==> flow/design.v <==
module ALU(
	input logic [1:0] i_ALU_Op,
	input logic [15:0] i_ALU_1,
	input logic [15:0] i_ALU_2,
	output logic [15:0] o_ALU_out,
	output o_N,
	output o_Z
);
	logic [15:0] ALU_out_temp;
	assign o_ALU_out = ALU_out_temp;
	assign o_N = o_ALU_out[15];
	assign o_Z = (o_ALU_out == 16'b0);
	always_comb begin
		case(i_ALU_Op)
			2'b00: ALU_out_temp = i_ALU_1 + i_ALU_2;
			2'b01: ALU_out_temp = i_ALU_1 - i_ALU_2;
			2'b10: ALU_out_temp = 2*i_ALU_2;
			2'b11: ALU_out_temp = i_ALU_1;
		endcase
	end
endmodule
module RF(
	input i_RF_write,
	input clk,
	input rst,
	input logic [2:0] i_reg_y,
	input logic [2:0] i_reg_x,
	input logic [2:0] i_reg_w,
	input logic [15:0] i_data_w,
	output logic [15:0] o_data_1,
	output logic [15:0] o_data_2
);
	logic [15:0] r0;
	logic [15:0] r1;
	logic [15:0] r2;
	logic [15:0] r3;
	logic [15:0] r4;
	logic [15:0] r5;
	logic [15:0] r6;
	logic [15:0] r7;
	logic [15:0] data_temp_1;
	logic [15:0] data_temp_2;
	assign o_data_1 = data_temp_1;
	assign o_data_2 = data_temp_2;
	always_comb begin
		case(i_reg_x)
			3'b000: data_temp_1 = r0;
			3'b001: data_temp_1 = r1;
			3'b010: data_temp_1 = r2;
			3'b011: data_temp_1 = r3;
			3'b100: data_temp_1 = r4;
			3'b101: data_temp_1 = r5;
			3'b110: data_temp_1 = r6;
			3'b111: data_temp_1 = r7;
		endcase
		case(i_reg_y)
			3'b000: data_temp_2 = r0;
			3'b001: data_temp_2 = r1;
			3'b010: data_temp_2 = r2;
			3'b011: data_temp_2 = r3;
			3'b100: data_temp_2 = r4;
			3'b101: data_temp_2 = r5;
			3'b110: data_temp_2 = r6;
			3'b111: data_temp_2 = r7;
		endcase
	end
	always_ff @(posedge clk or posedge rst) begin
		if(rst) begin
			r0 = 16'b0;
			r1 = 16'b0;
			r2 = 16'b0;
			r3 = 16'b0;
			r4 = 16'b0;
			r5 = 16'b0;
			r6 = 16'b0;
			r7 = 16'b0;
		end else begin 
			if(i_RF_write) begin
				case(i_reg_w)
					3'b000: r0 = i_data_w;
					3'b001: r1 = i_data_w;
					3'b010: r2 = i_data_w;
					3'b011: r3 = i_data_w;
					3'b100: r4 = i_data_w;
					3'b101: r5 = i_data_w;
					3'b110: r6 = i_data_w;
					3'b111: r7 = i_data_w;
				endcase
			end
		end
	end
endmodule
module datapath(
	input rst,
	input clk, 
	input logic [15:0] i_mem_rddata,
	input logic i_PC_write,
	input logic i_Addr_sel,
	input logic i_mem_wr,
	input logic i_MDR_load,
	input logic i_IR_load,
	input logic i_OpA_sel,
	input logic i_OpAB_load,
	input logic [1:0] i_ALU_1_sel,
	input logic [1:0] i_ALU_2_sel,
	input logic [1:0] i_ALUop_sel,
	input logic i_ALU_out,
	input logic i_RF_write,
	input logic i_Reg_in,
	input logic i_Flag_write,
	input logic i_RF_write_call,
	input logic i_mov_hi,
	output logic o_N,
	output logic o_Z,
	output logic [3:0] o_instr,
	output logic [15:0] o_mem_wrdata,
	output logic [15:0] o_mem_addr,
	output logic o_mem_rd,
	output logic o_mem_wr,
	output logic o_imm
);
	logic [15:0] ALU_in1;
	logic [15:0] ALU_in2;
	logic [15:0] ALU_out; 
	logic N_temp; 
	logic Z_temp;
	ALU ALU_inst(
		.i_ALU_Op(i_ALUop_sel),
		.i_ALU_1(ALU_in1),
		.i_ALU_2(ALU_in2),
		.o_ALU_out(ALU_out), 
		.o_Z(Z_temp),
		.o_N(N_temp)
	);
	always @ (posedge clk or posedge rst) begin 
		if (rst) begin 
			o_N <= 0;
			o_Z <= 0;
		end 
		else begin 
			if (i_Flag_write) begin 
				o_N <= N_temp; 
				o_Z <= Z_temp; 
			end 
		end 
	end 
	logic [2:0] reg_y;
	logic [2:0] reg_x; 
	logic [2:0] reg_w;
	logic [15:0] data_w; 
	logic [15:0] data_1;
	logic [15:0] data_2; 
	RF RF_inst (
		.i_RF_write(i_RF_write),
		.clk(clk),
		.rst(rst),
		.i_reg_y(reg_y),
		.i_reg_x(reg_x),
		.i_reg_w(reg_w),
		.i_data_w(data_w),
		.o_data_1(data_1),
		.o_data_2(data_2)
	); 
	logic [15:0] PC;
	logic [15:0] IR;
	logic [15:0] MDR; 
	logic [7:0] imm8; 
	logic [10:0] imm11; 
	logic [15:0] opA;
	logic [15:0] opB;
	logic [15:0] ALU_out_reg;
	logic [15:0] imm8_reg, imm11_reg; 
	assign imm8 = IR[15:8];
	assign imm11 = IR[15:5];
	assign imm8_reg = $signed(imm8);
	assign imm11_reg = {imm11[10], imm11[10], imm11[10], imm11[10], imm11, 1'b0};
	assign o_mem_addr = i_Addr_sel ? PC : opB;
	assign reg_x = i_OpA_sel ? 3'd1 : IR[7:5];
	assign reg_y = IR[10:8];
	assign reg_w = i_RF_write_call ? 3'b111 : reg_x;
	assign data_w = i_Reg_in ? MDR : ALU_out_reg;
	assign o_instr = IR[3:0];
	assign o_imm = IR[4]; 
	assign o_mem_wrdata = opA;
	always_comb begin
		case(i_ALU_1_sel) 
			2'b00: ALU_in1 = PC;
			2'b01: ALU_in1 = opA;
			2'b11: ALU_in1 = 16'b0;
			default: ALU_in1 = 1'b0;
		endcase
		case(i_ALU_2_sel)
			2'b00: ALU_in2 = opB;
			2'b01: ALU_in2 = 16'd2;
			2'b10: ALU_in2 = imm8_reg;
			2'b11: ALU_in2 = imm11_reg;
		endcase
	end
	always_ff @ (posedge clk) begin 
		if (rst) begin
			PC <= 16'b0; 
			IR <= 16'b0; 
			MDR <= 16'b0;
			opA <= 16'b0;
			opB <= 16'b0;
			ALU_out_reg <= 16'b0;
		end
		if(i_PC_write) PC <= ALU_out;
		if(i_IR_load) IR <= i_mem_rddata;
		if(i_OpAB_load) begin
			opA <= data_1;
			opB <= data_2;
		end
		if(i_MDR_load) MDR <= i_mem_rddata;
		if(i_ALU_out) begin
			if(i_mov_hi) ALU_out_reg <= {imm8,opA[7:0]};
			else ALU_out_reg <= ALU_out;
		end
	end 
endmodule
module control(
	input rst,
	input clk, 
	input i_N,
	input i_Z,
	input [3:0] i_instr,
	input i_imm,
	input i_mem_wait,  
	input i_mem_rddatavalid,  
	output logic o_PC_write,
	output logic o_Addr_sel,
	output logic o_mem_rd,
	output logic o_mem_wr,
	output logic o_MDR_load,
	output logic o_IR_load,
	output logic o_OpA_sel,
	output logic o_OpAB_load,
	output logic [1:0] o_ALU_1_sel,
	output logic [1:0] o_ALU_2_sel,
	output logic [1:0] o_ALUop_sel,
	output logic o_ALU_out,
	output logic o_RF_write,
	output logic o_RF_write_call,
	output logic o_Reg_in,
	output logic o_Flag_write,
	output logic o_mov_hi
);
	enum int unsigned 
	{ 
		S_RESET,
		S_FETCH,
		S_DECODE,
		S_ADD_ADDI,
		S_SAVE_MULTIPLY,
		S_LOAD_OPB,
		S_SAVE_PC,
		S_SAVE_REG,
		S_SUB_SUBI_CMP_CMPI,
		S_LD,
		S_LD_SAVE,
		S_LD_SAVE2,		
		S_ST,
		S_MV_MVI_MVHI,
		S_JR_JZ_JN,
		S_JR_JZ_JN_IMM,
		S_CALL,
		S_SAVE_REG_PC,
		S_FETCH_JMP_CALL,
		S_RX_TO_PC,
		S_DATA,
		S_SAVE_REG_PC_2,
		S_JUMP_TO_PC
	} state, nextstate;
	always_ff @ (posedge clk or posedge rst) begin
		if(rst) state <= S_RESET;
		else state <= nextstate;
	end 
	always_comb begin
		nextstate = state;
		o_PC_write = 1'b0;
		o_Addr_sel = 1'b0;
		o_mem_rd = 1'b0;
		o_mem_wr = 1'b0;
		o_MDR_load = 1'b0;
		o_IR_load = 1'b0;
		o_OpA_sel = 1'b0;
		o_OpAB_load = 1'b0;
		o_ALU_1_sel = 2'b0;
		o_ALU_2_sel = 2'b0;
		o_ALUop_sel= 2'b0;
		o_ALU_out = 1'b0;
		o_RF_write = 1'b0;
		o_Reg_in = 1'b0;
		o_Flag_write = 1'b0;
		o_RF_write_call = 1'b0;
		o_mov_hi = 1'b0;
		case(state)
			S_RESET: begin
				nextstate = S_FETCH;
			end
			S_FETCH: begin
				o_PC_write = ~i_mem_wait;  
				o_Addr_sel = 1'b1;
				o_mem_rd = 1'b1;    
				o_ALU_2_sel = 2'b01;
				nextstate = i_mem_wait ? state : S_DATA;
			end
			S_DATA: begin 
				o_IR_load = 1'b1;
				nextstate = i_mem_rddatavalid ? S_DECODE : state;
			end 
			S_DECODE: begin
				o_OpAB_load = 1'b1;
				if(i_instr == 4'b0001) 
					nextstate = S_ADD_ADDI;
				else if(i_instr == 4'b0010 | i_instr == 4'b0011)
					nextstate = S_SUB_SUBI_CMP_CMPI;
				else if(i_instr == 4'b0100)
					nextstate = S_LD;
				else if(i_instr == 4'b0101)
					nextstate = S_ST;
				else if(i_instr == 4'b0000 | i_instr == 4'b0110)
					nextstate = S_MV_MVI_MVHI;
				else if(i_instr == 4'b1000 | i_instr == 4'b1001 | i_instr == 4'b1010)
					nextstate = S_JR_JZ_JN;
				else if(i_instr == 4'b1100)
					nextstate = S_CALL;
			end
			S_ADD_ADDI: begin 
				if (i_imm) o_ALU_2_sel = 2'b10; 
				o_ALU_1_sel = 2'b01;
				o_ALU_out = 1'b1;
				o_Flag_write = 1'b1;
				nextstate = S_SAVE_REG;
			end 
			S_SAVE_REG: begin 
				o_RF_write = 1'b1;
				nextstate = S_FETCH;
			end 
			S_SAVE_MULTIPLY: begin 
				o_ALU_2_sel = 2'b11;
				o_ALU_out = 1'b1;
				o_ALUop_sel = 2'b10;
				nextstate = S_SAVE_REG_PC; 
			end 
			S_SAVE_REG_PC: begin
				o_RF_write = 1'b1;
				nextstate = S_LOAD_OPB;
			end
			S_LOAD_OPB: begin
				o_OpAB_load = 1'b1;
				nextstate = S_SAVE_PC;
			end
			S_SAVE_PC: begin
				o_PC_write = 1'b1;
				nextstate = S_FETCH;
			end
			S_SUB_SUBI_CMP_CMPI: begin 
				if (i_imm) begin 
					o_ALU_1_sel = 2'b01; 
					o_ALU_2_sel = 2'b10; 
					o_ALUop_sel = 2'b01; 
					o_ALU_out = 1'b1; 
					o_Flag_write = 1'b1; 
					if (i_instr == 4'b0010)
						nextstate = S_SAVE_REG; 
					else if (i_instr == 4'b0011)
						nextstate = S_FETCH; 
				end else begin 
					o_ALU_1_sel = 2'b01; 
					o_ALUop_sel = 2'b01; 
					o_ALU_out = 1'b1; 
					o_Flag_write = 1'b1; 
					if (i_instr == 4'b0010)
						nextstate = S_SAVE_REG; 
					else if (i_instr == 4'b0011)
						nextstate = S_FETCH; 
				end
			end 
			S_LD: begin 
				o_mem_rd = 1'b1;  
				nextstate = i_mem_wait ? state : S_LD_SAVE; 
			end
			S_LD_SAVE: begin
				o_MDR_load = 1'b1;
				nextstate = i_mem_rddatavalid ? S_LD_SAVE2 : state;
			end
			S_LD_SAVE2: begin 
				o_ALU_out = 1'b1;
				o_RF_write = 1'b1;
				o_Reg_in = 1'b1;
				nextstate = S_FETCH; 
			end 
			S_ST: begin
				o_mem_wr = 1'b1;  
				nextstate = i_mem_wait ? state : S_FETCH; 
			end
			S_MV_MVI_MVHI: begin
				if(i_instr == 4'b0000) begin
					if(i_imm) o_ALU_2_sel = 2'b10;
					else o_ALU_2_sel = 2'b00;
					o_ALU_1_sel = 2'b11;  
					o_ALUop_sel = 2'b00;
					o_ALU_out = 1'b1;
					nextstate = S_SAVE_REG;
				end 
				else if(i_instr == 4'b0110 && i_imm) begin
					o_mov_hi = 1'b1;
					o_ALUop_sel = 2'b00;
					o_ALU_out = 1'b1;
					nextstate = S_SAVE_REG;	
				end 
			end
			S_FETCH_JMP_CALL: begin
				o_PC_write = 1'b1;
				o_ALU_1_sel = 2'b00;
				o_ALU_2_sel = 2'b11;
				o_ALU_out = 1'b1;
				nextstate = S_FETCH; 
			end
			S_JR_JZ_JN: begin
				if(i_instr == 4'b1000) begin
					if(i_imm) nextstate = S_FETCH_JMP_CALL;
					else begin
						o_PC_write = 1'b1;
						o_ALU_1_sel = 2'b01;
						o_ALUop_sel = 2'b11;
						nextstate = S_FETCH;
					end
				end
				if(i_instr == 4'b1001) begin
					if(i_Z) begin
						if(i_imm) nextstate = S_FETCH_JMP_CALL;
						else begin
							o_PC_write = 1'b1;
							o_ALU_1_sel = 2'b01;
							o_ALUop_sel = 2'b11;
							nextstate =  S_FETCH;
						end
					end
					else nextstate = S_FETCH;
				end
				if(i_instr == 4'b1010) begin
					if(i_N) begin
						if(i_imm) nextstate = S_FETCH_JMP_CALL;
						else begin
							o_PC_write = 1'b1;
							o_ALU_1_sel = 2'b01;
							o_ALUop_sel = 2'b11;
							nextstate =  S_FETCH;
						end
					end
					else nextstate = S_FETCH;
				end
			end
			S_CALL: begin
				o_ALU_1_sel = 1'b0;
				o_ALUop_sel = 2'b11;
				o_ALU_out = 1'b1;
				nextstate = S_SAVE_REG_PC_2;
			end
			S_SAVE_REG_PC_2: begin
				o_RF_write = 1'b1;
				o_RF_write_call = 1'b1;
				if(i_imm) nextstate = S_FETCH_JMP_CALL;
				else nextstate = S_RX_TO_PC;
			end
			S_RX_TO_PC: begin
				o_PC_write = 1'b1;
				o_ALU_1_sel = 2'b01;
				nextstate = S_FETCH;
			end
		endcase
	end
endmodule
module cpu(
	input clk,
	input reset,
	input logic [15:0] i_mem_rddata,
	input logic i_mem_wait,  
	input logic i_mem_rddatavalid,  
	output logic [15:0] o_mem_wrdata,
	output logic [15:0] o_mem_addr,
	output logic o_mem_rd,
	output logic o_mem_wr
);
	logic PC_write;
	logic Addr_sel;
	logic mem_rd;
	logic mem_wr;
	logic MDR_load;
	logic IR_load;
	logic OpA_sel;
	logic OpAB_load;
	logic [1:0] ALU_1_sel;
	logic [1:0] ALU_2_sel;
	logic [1:0] ALUop_sel;
	logic ALU_out;
	logic RF_write;
	logic Reg_in;
	logic Flag_write;
	logic RF_write_call;
	logic mov_hi;
	logic N, Z, imm;
	logic [3:0] instr;
	datapath data(
		.rst(reset),
		.clk(clk), 
		.i_mem_rddata(i_mem_rddata),
		.i_PC_write(PC_write),
		.i_Addr_sel(Addr_sel),
		.i_mem_wr(mem_wr),
		.i_MDR_load(MDR_load),
		.i_IR_load(IR_load),
		.i_OpA_sel(OpA_sel),
		.i_OpAB_load(OpAB_load),
		.i_ALU_1_sel(ALU_1_sel),
		.i_ALU_2_sel(ALU_2_sel),
		.i_ALUop_sel(ALUop_sel),
		.i_ALU_out(ALU_out),
		.i_RF_write(RF_write),
		.i_Reg_in(Reg_in),
		.i_Flag_write(Flag_write),
		.i_RF_write_call(RF_write_call),
		.i_mov_hi(mov_hi),
		.o_N(N),
		.o_Z(Z),
		.o_instr(instr),
		.o_mem_wrdata(o_mem_wrdata),
		.o_mem_addr(o_mem_addr),
		.o_mem_rd(mem_rd),
		.o_mem_wr(mem_wr),
		.o_imm(imm)
	);
	control control(
		.rst(reset),
		.clk(clk),
		.i_N(N),
		.i_Z(Z),
		.i_instr(instr),
		.i_imm(imm),
		.i_mem_wait(i_mem_wait),
		.i_mem_rddatavalid(i_mem_rddatavalid),  
		.o_PC_write(PC_write),
		.o_Addr_sel(Addr_sel),
		.o_mem_rd(o_mem_rd),
		.o_mem_wr(o_mem_wr),
		.o_MDR_load(MDR_load),
		.o_IR_load(IR_load),
		.o_OpA_sel(OpA_sel),
		.o_OpAB_load(OpAB_load),
		.o_ALU_1_sel(ALU_1_sel),
		.o_ALU_2_sel(ALU_2_sel),
		.o_ALUop_sel(ALUop_sel),
		.o_ALU_out(ALU_out),
		.o_RF_write(RF_write),
		.o_Reg_in(Reg_in),
		.o_Flag_write(Flag_write),
		.o_RF_write_call(RF_write_call),
		.o_mov_hi(mov_hi)
	);
endmodule
== Step by step through the tools: cpu ==
The steps from the RTL of cpu to its reports follow in flow order.
Line numbers count from 1 in the design file above.
The mark n/a stands for no value.

* Design top: cpu
* Clock port: clk
* Library: sky130hd
* Corner: tt_025C_1v80

== After elaboration ==
Counts by Yosys on the flattened word-level netlist (proc, flatten, opt, wreduce; memories kept). Register bits leave out memories and registers merged into their read ports (data or address). Print and check cells are left out.

* Multiplexer cells: 94
* $add $sub $neg: 2
* Reductions and logical operators: 42
* Bitwise gates (word level): 13
* Equal/unequal tests: 67

{| class="wikitable"
|+ Operators by type and width
! operator !! number
|-
| 32-bit 2-to-1 mux || 20
|-
| 32-bit parallel mux with 16-bit select || 1
|-
| 16-bit 2-to-1 mux || 18
|-
| 16-bit parallel mux with 8-bit select || 2
|-
| 32-bit by 4-bit equality test with 1-bit output with constant B || 7
|-
| 32-bit by 5-bit equality test with 1-bit output with constant B || 6
|-
| 32-bit by 3-bit equality test with 1-bit output with constant B || 4
|-
| 16-bit parallel mux with 4-bit select || 2
|-
| 32-bit by 2-bit equality test with 1-bit output with constant B || 2
|-
| 7-bit OR reduction || 8
|-
| 3-bit equality test with constant B || 12
|-
| 2-bit 2-to-1 mux || 18
|-
| 32-bit by 1-bit equality test with 1-bit output with constant B || 1
|-
| 32-bit logical NOT || 1
|-
| 16-bit parallel mux with 2-bit select || 1
|-
| 1-bit 2-to-1 mux || 24
|-
| 3-bit by 2-bit equality test with 1-bit output with constant B || 6
|-
| 16-bit adder || 1
|-
| 16-bit subtractor || 1
|-
| 16-bit logical NOT || 1
|-
| 16-bit nonzero test || 1
|-
| 2-bit AND reduction || 8
|-
| 4-bit equality test with constant B || 4
|-
| 2-bit parallel mux with 4-bit select || 2
|-
| 4-bit by 3-bit equality test with 1-bit output with constant B || 3
|-
| 6-bit OR reduction || 2
|-
| 10-bit AND reduction || 1
|-
| 2-bit inequality test with constant B || 5
|}

Other operator kinds: 23; their cells: 56.

* Output and inout port bits: 34
* Cells after elaboration: 235
* Bits in registers: 258

== Depth ==
Depth = most cells in a row (Yosys ltp): at word level without a register or memory, in the mapped netlist without a sequential cell, where the memories' decode and read muxes count.

* Depth in word-level cells: 15
* ABC_AREA: 0
* Depth in mapped cells: 22
* Mapped depth without buffers: 20

== After synthesis ==
Yosys stat after the flow's synthesis: flattened, memories mapped to cells. It holds for the ABC_AREA given above (unset counts as 0); a run with the other value may have another netlist.

* Mapped flip-flops: 243
* Sequential part of the area: 6562.5 sq um
* Buffer cells: 92
* Mapped cells: 1398
* Chip area (Yosys): 13244.0 sq um

{| class="wikitable"
|+ Cells by type
! cell type !! number !! area in all (sq um)
|-
| sky130_fd_sc_hd__dfrtp_1 || 146 || 3.65E+03
|-
| sky130_fd_sc_hd__edfxtp_1 || 96 || 2.88E+03
|-
| sky130_fd_sc_hd__a21oi_1 || 152 || 760.73
|-
| sky130_fd_sc_hd__nor2_1 || 195 || 731.952
|-
| sky130_fd_sc_hd__o21ai_0 || 119 || 595.571
|-
| sky130_fd_sc_hd__nand2_1 || 150 || 563.04
|-
| sky130_fd_sc_hd__mux2i_1 || 49 || 490.47
|-
| sky130_fd_sc_hd__mux2_2 || 38 || 427.91
|-
| sky130_fd_sc_hd__clkbuf_1 || 76 || 285.274
|-
| sky130_fd_sc_hd__a221oi_1 || 26 || 227.718
|-
| sky130_fd_sc_hd__and2_1 || 36 || 225.216
|-
| sky130_fd_sc_hd__mux4_2 || 9 || 202.694
|-
| sky130_fd_sc_hd__ha_1 || 16 || 200.192
|-
| sky130_fd_sc_hd__nand3_1 || 31 || 155.149
|-
| sky130_fd_sc_hd__a211oi_1 || 20 || 150.144
|-
| sky130_fd_sc_hd__o22ai_1 || 24 || 150.144
|-
| sky130_fd_sc_hd__inv_1 || 31 || 116.362
|-
| sky130_fd_sc_hd__xor2_1 || 12 || 105.101
|}

Other cell types: 51; their cells: 172.
By module: a second synthesis without flattening, with its own total; a netlist apart from the flattened one above.

* Cell total of the unflattened synthesis: 1259
* Area (unflattened synthesis): 14382.5 sq um

Each row is one instance without its submodules.

{| class="wikitable"
|+ By module
! module !! seq. area (sq um) !! instances !! area (sq um) !! cells
|-
| RF || 3203.1 || 1 || 7135.6 || 603
|-
| datapath || 2932.8 || 1 || 4853.4 || 356
|-
| ALU || 0.0 || 1 || 1493.9 || 207
|-
| control || 426.7 || 1 || 899.6 || 93
|-
| cpu || 0.0 || 1 || 0.0 || 0
|}

== Timing after synthesis ==
Source: OpenSTA report_checks on the synthesized netlist (no wires, ideal clock, input and output delay 20% of the period each), path of least setup slack; recovery checks are left aside. Register names are those of the netlist, which keeps one name where synthesis merged equal registers.

* Path type: input -> register
* Start: in reset
* End: reg data.ALU_out_reg[0]
* Setup time: 0.633 ns
* External input delay: 0.960 ns
* Period: 4.8 ns
* Delay of the path: 5.100 ns
* Required time: 4.167 ns
* Data arrival time: 5.427 ns
* Setup slack: -1.260 ns
* Time at the first pin: 0.960 ns
* Driving pins on the path: 2
* Period reached after synthesis: 6.06 ns

"delay of the path" = arrival - input delay + setup time.
"driving pins on the path": output pins that drive a net of the path, with the launching flip-flop's if there is one; two outputs of one cell count as two.
"period reached after synthesis" = period - worst setup slack (recovery checks aside). The figure is calculated, with input and output delays left at 20% of the set period.
The rows between start and end are the longest chain of elaborated cells between them; the timing report does not say that the signal goes this way. Where chains are equally long, one stands for them.
A line is the first line of the expression or statement that the cell stems from. Yosys adds cells for indexed reads and writes and turns some case tables into memories.
A register here has more assigning lines than the two given.
Only ways into the end's enable, where the timed path ends, are counted here.

* Path through: sky130_fd_sc_hd__inv_1 sky130_fd_sc_hd__nand2_1
* Length of the longest elaborated chain: 1

{| class="wikitable"
|+ RTL lines, path after synthesis
! what !! line !! source
|-
| start, declared || 478 || <nowiki>input reset,</nowiki>
|-
| 2-bit nonzero test || n/a ||
|-
| end, assigned || 216 || <nowiki>if(i_mov_hi) ALU_out_reg <= {imm8,opA[7:0]};</nowiki>
|-
| end, assigned || 217 || <nowiki>else ALU_out_reg <= ALU_out;</nowiki>
|-
| end, declared || 171 || <nowiki>logic [15:0] ALU_out_reg;</nowiki>
|}

== Timing after layout ==
From the final timing report of job 1: the path of least setup slack in the routed layout; clock arrival at registers is part of the times.

* Path type: register -> register
* Start: reg data.IR[2]
* End: reg data.ALU_out_reg[15]
* Period: 4.8 ns
* Setup slack: 0.04 ns
* Driving pins on the path: 19
* Time at the first pin: 0.56 ns
* Required time: 5.09 ns
* Setup time: 0.27 ns
* Data arrival time: 5.05 ns

The rows between start and end are the longest chain of elaborated cells between them; the timing report does not say that the signal goes this way. Where chains are equally long, one stands for them.
A register here has more assigning lines than the two given.
Ways into the end's enable are left out, as the timed path ends at the data pin.

* Path through: sky130_fd_sc_hd__edfxtp_1 sky130_fd_sc_hd__or3b_4 sky130_fd_sc_hd__o21a_4 sky130_fd_sc_hd__buf_8 sky130_fd_sc_hd__buf_12 sky130_fd_sc_hd__nor2_1 sky130_fd_sc_hd__a21oi_1 sky130_fd_sc_hd__o21ai_0 sky130_fd_sc_hd__xor2_1 sky130_fd_sc_hd__ha_1 sky130_fd_sc_hd__nand4_1 sky130_fd_sc_hd__a211oi_2 sky130_fd_sc_hd__nor2_1 sky130_fd_sc_hd__a21oi_2 sky130_fd_sc_hd__a31o_2 sky130_fd_sc_hd__nand2_1 sky130_fd_sc_hd__mux2i_4 sky130_fd_sc_hd__xnor2_4 sky130_fd_sc_hd__a211oi_2
* Length of the longest elaborated chain: 15

{| class="wikitable"
|+ RTL lines, path after layout
! what !! line !! source
|-
| start, declared || 165 || <nowiki>logic [15:0] IR;</nowiki>
|-
| start, assigned || 202 || <nowiki>IR <= 16'b0;</nowiki>
|-
| start, assigned || 209 || <nowiki>if(i_IR_load) IR <= i_mem_rddata;</nowiki>
|-
| 4-bit equality test || 422 || <nowiki>if(i_instr == 4'b1000) begin</nowiki>
|-
| 2-bit 2-to-1 mux || 422 ||
|-
| 2-bit 2-to-1 mux || 433 || <nowiki>if(i_imm) nextstate = S_FETCH_JMP_CALL;</nowiki>
|-
| 2-bit 2-to-1 mux || 432 || <nowiki>if(i_Z) begin</nowiki>
|-
| 2-bit 2-to-1 mux || 431 || <nowiki>if(i_instr == 4'b1001) begin</nowiki>
|-
| 2-bit 2-to-1 mux || 445 || <nowiki>if(i_imm) nextstate = S_FETCH_JMP_CALL;</nowiki>
|-
| 2-bit 2-to-1 mux || 444 || <nowiki>if(i_N) begin</nowiki>
|-
| 2-bit 2-to-1 mux || 443 || <nowiki>if(i_instr == 4'b1010) begin</nowiki>
|-
| 2-bit parallel mux with 3-bit select || 297 || <nowiki>case(state)</nowiki>
|-
| 2-bit by 1-bit equality test with 1-bit output || 186 || <nowiki>case(i_ALU_1_sel)</nowiki>
|-
| 16-bit parallel mux with 2-bit select || 186 ||
|-
| 16-bit subtractor || 16 || <nowiki>2'b01: ALU_out_temp = i_ALU_1 - i_ALU_2;</nowiki>
|-
| 16-bit parallel mux with 4-bit select || 14 || <nowiki>case(i_ALU_Op)</nowiki>
|-
| 16-bit 2-to-1 mux || 216 || <nowiki>if(i_mov_hi) ALU_out_reg <= {imm8,opA[7:0]};</nowiki>
|-
| 16-bit 2-to-1 mux || 215 || <nowiki>if(i_ALU_out) begin</nowiki>
|-
| end, assigned || 216 ||
|-
| end, assigned || 217 || <nowiki>else ALU_out_reg <= ALU_out;</nowiki>
|-
| end, declared || 171 || <nowiki>logic [15:0] ALU_out_reg;</nowiki>
|}

Memo
Re: implementation data of cpu

Measured data: module cpu, platform sky130hd, 4 stored runs of the flow under differing settings, order arbitrary. Input and output delays are each 20% of the period that was set; the output load is 0.01 pF.
By "achieved clock period" is meant the clock period of the run minus its worst setup slack. This is arithmetic on one report: input and output delays are still those of the set period (20% each).
"total power of the final layout" is the tool's figure for a default switching activity; nothing was simulated.

=== Job 1 ===
{| class="wikitable"
! Setting !! Value
|-
| CTS_CLUSTER_SIZE || 56
|-
| GPL_TIMING_DRIVEN || 0
|-
| MAX_ROUTING_LAYER || met5
|-
| PLACE_DENSITY_LB_ADDON || 0.01
|-
| period_ns || 4.8
|-
| CAP_MARGIN || 20
|-
| CORE_MARGIN || 2
|-
| CORE_UTILIZATION || 40
|-
| SLEW_MARGIN || 20
|-
! Result !! Value
|-
| Summed negative setup slack || 0.000 ns
|-
| Die area || 34581.1 sq um
|-
| Std-cell area (final layout) || 16089.2 sq um
|-
| Total power of the final layout || 12.195 mW
|-
| Chip area after synthesis (Yosys) || 13244.0 sq um
|-
| Worst setup slack after layout || 0.040 ns
|-
| Achieved clock period || 4.760 ns
|}

=== Job 2 ===
{| class="wikitable"
! Setting !! Value
|-
| ABC_AREA || 1
|-
| CAP_MARGIN || 35
|-
| CELL_PAD_IN_SITES_GLOBAL_PLACEMENT || 2
|-
| CORE_ASPECT_RATIO || 1.38
|-
| CORE_MARGIN || 10
|-
| CORE_UTILIZATION || 53
|-
| CTS_CLUSTER_DIAMETER || 341
|-
| CTS_CLUSTER_SIZE || 99
|-
| GPL_ROUTABILITY_DRIVEN || 0
|-
| GPL_TIMING_DRIVEN || 0
|-
| MIN_ROUTING_LAYER || met2
|-
| SLEW_MARGIN || 25
|-
| period_ns || 3.68
|}
Not finished: placement ended with error GPL-0301.

=== Job 3 ===
{| class="wikitable"
! Setting !! Value
|-
| ABC_AREA || 1
|-
| CORE_UTILIZATION || 67
|-
| CTS_CLUSTER_DIAMETER || 264
|-
| CTS_CLUSTER_SIZE || 73
|-
| HOLD_SLACK_MARGIN || 0.29
|-
| MAX_ROUTING_LAYER || met5
|-
| PLACE_DENSITY_LB_ADDON || 0.21
|-
| TNS_END_PERCENT || 65
|-
| period_ns || 3.58
|-
| CAP_MARGIN || 20
|-
| CORE_MARGIN || 2
|-
| SLEW_MARGIN || 20
|-
! Result !! Value
|-
| Summed negative setup slack || -6.474 ns
|-
| Die area || 20483.3 sq um
|-
| Std-cell area (final layout) || 15117.0 sq um
|-
| Total power of the final layout || 15.450 mW
|-
| Chip area after synthesis (Yosys) || 12967.4 sq um
|-
| Worst setup slack after layout || -0.527 ns
|-
| Achieved clock period || 4.107 ns
|}

=== Job 4 ===
{| class="wikitable"
! Setting !! Value
|-
| CORE_UTILIZATION || 57
|-
| period_ns || 4.73
|-
| CAP_MARGIN || 20
|-
| CORE_MARGIN || 2
|-
| SLEW_MARGIN || 20
|-
! Result !! Value
|-
| Summed negative setup slack || 0.000 ns
|-
| Die area || 24470.3 sq um
|-
| Std-cell area (final layout) || 15602.5 sq um
|-
| Total power of the final layout || 11.715 mW
|-
| Chip area after synthesis (Yosys) || 13244.0 sq um
|-
| Worst setup slack after layout || 0.160 ns
|-
| Achieved clock period || 4.570 ns
|}
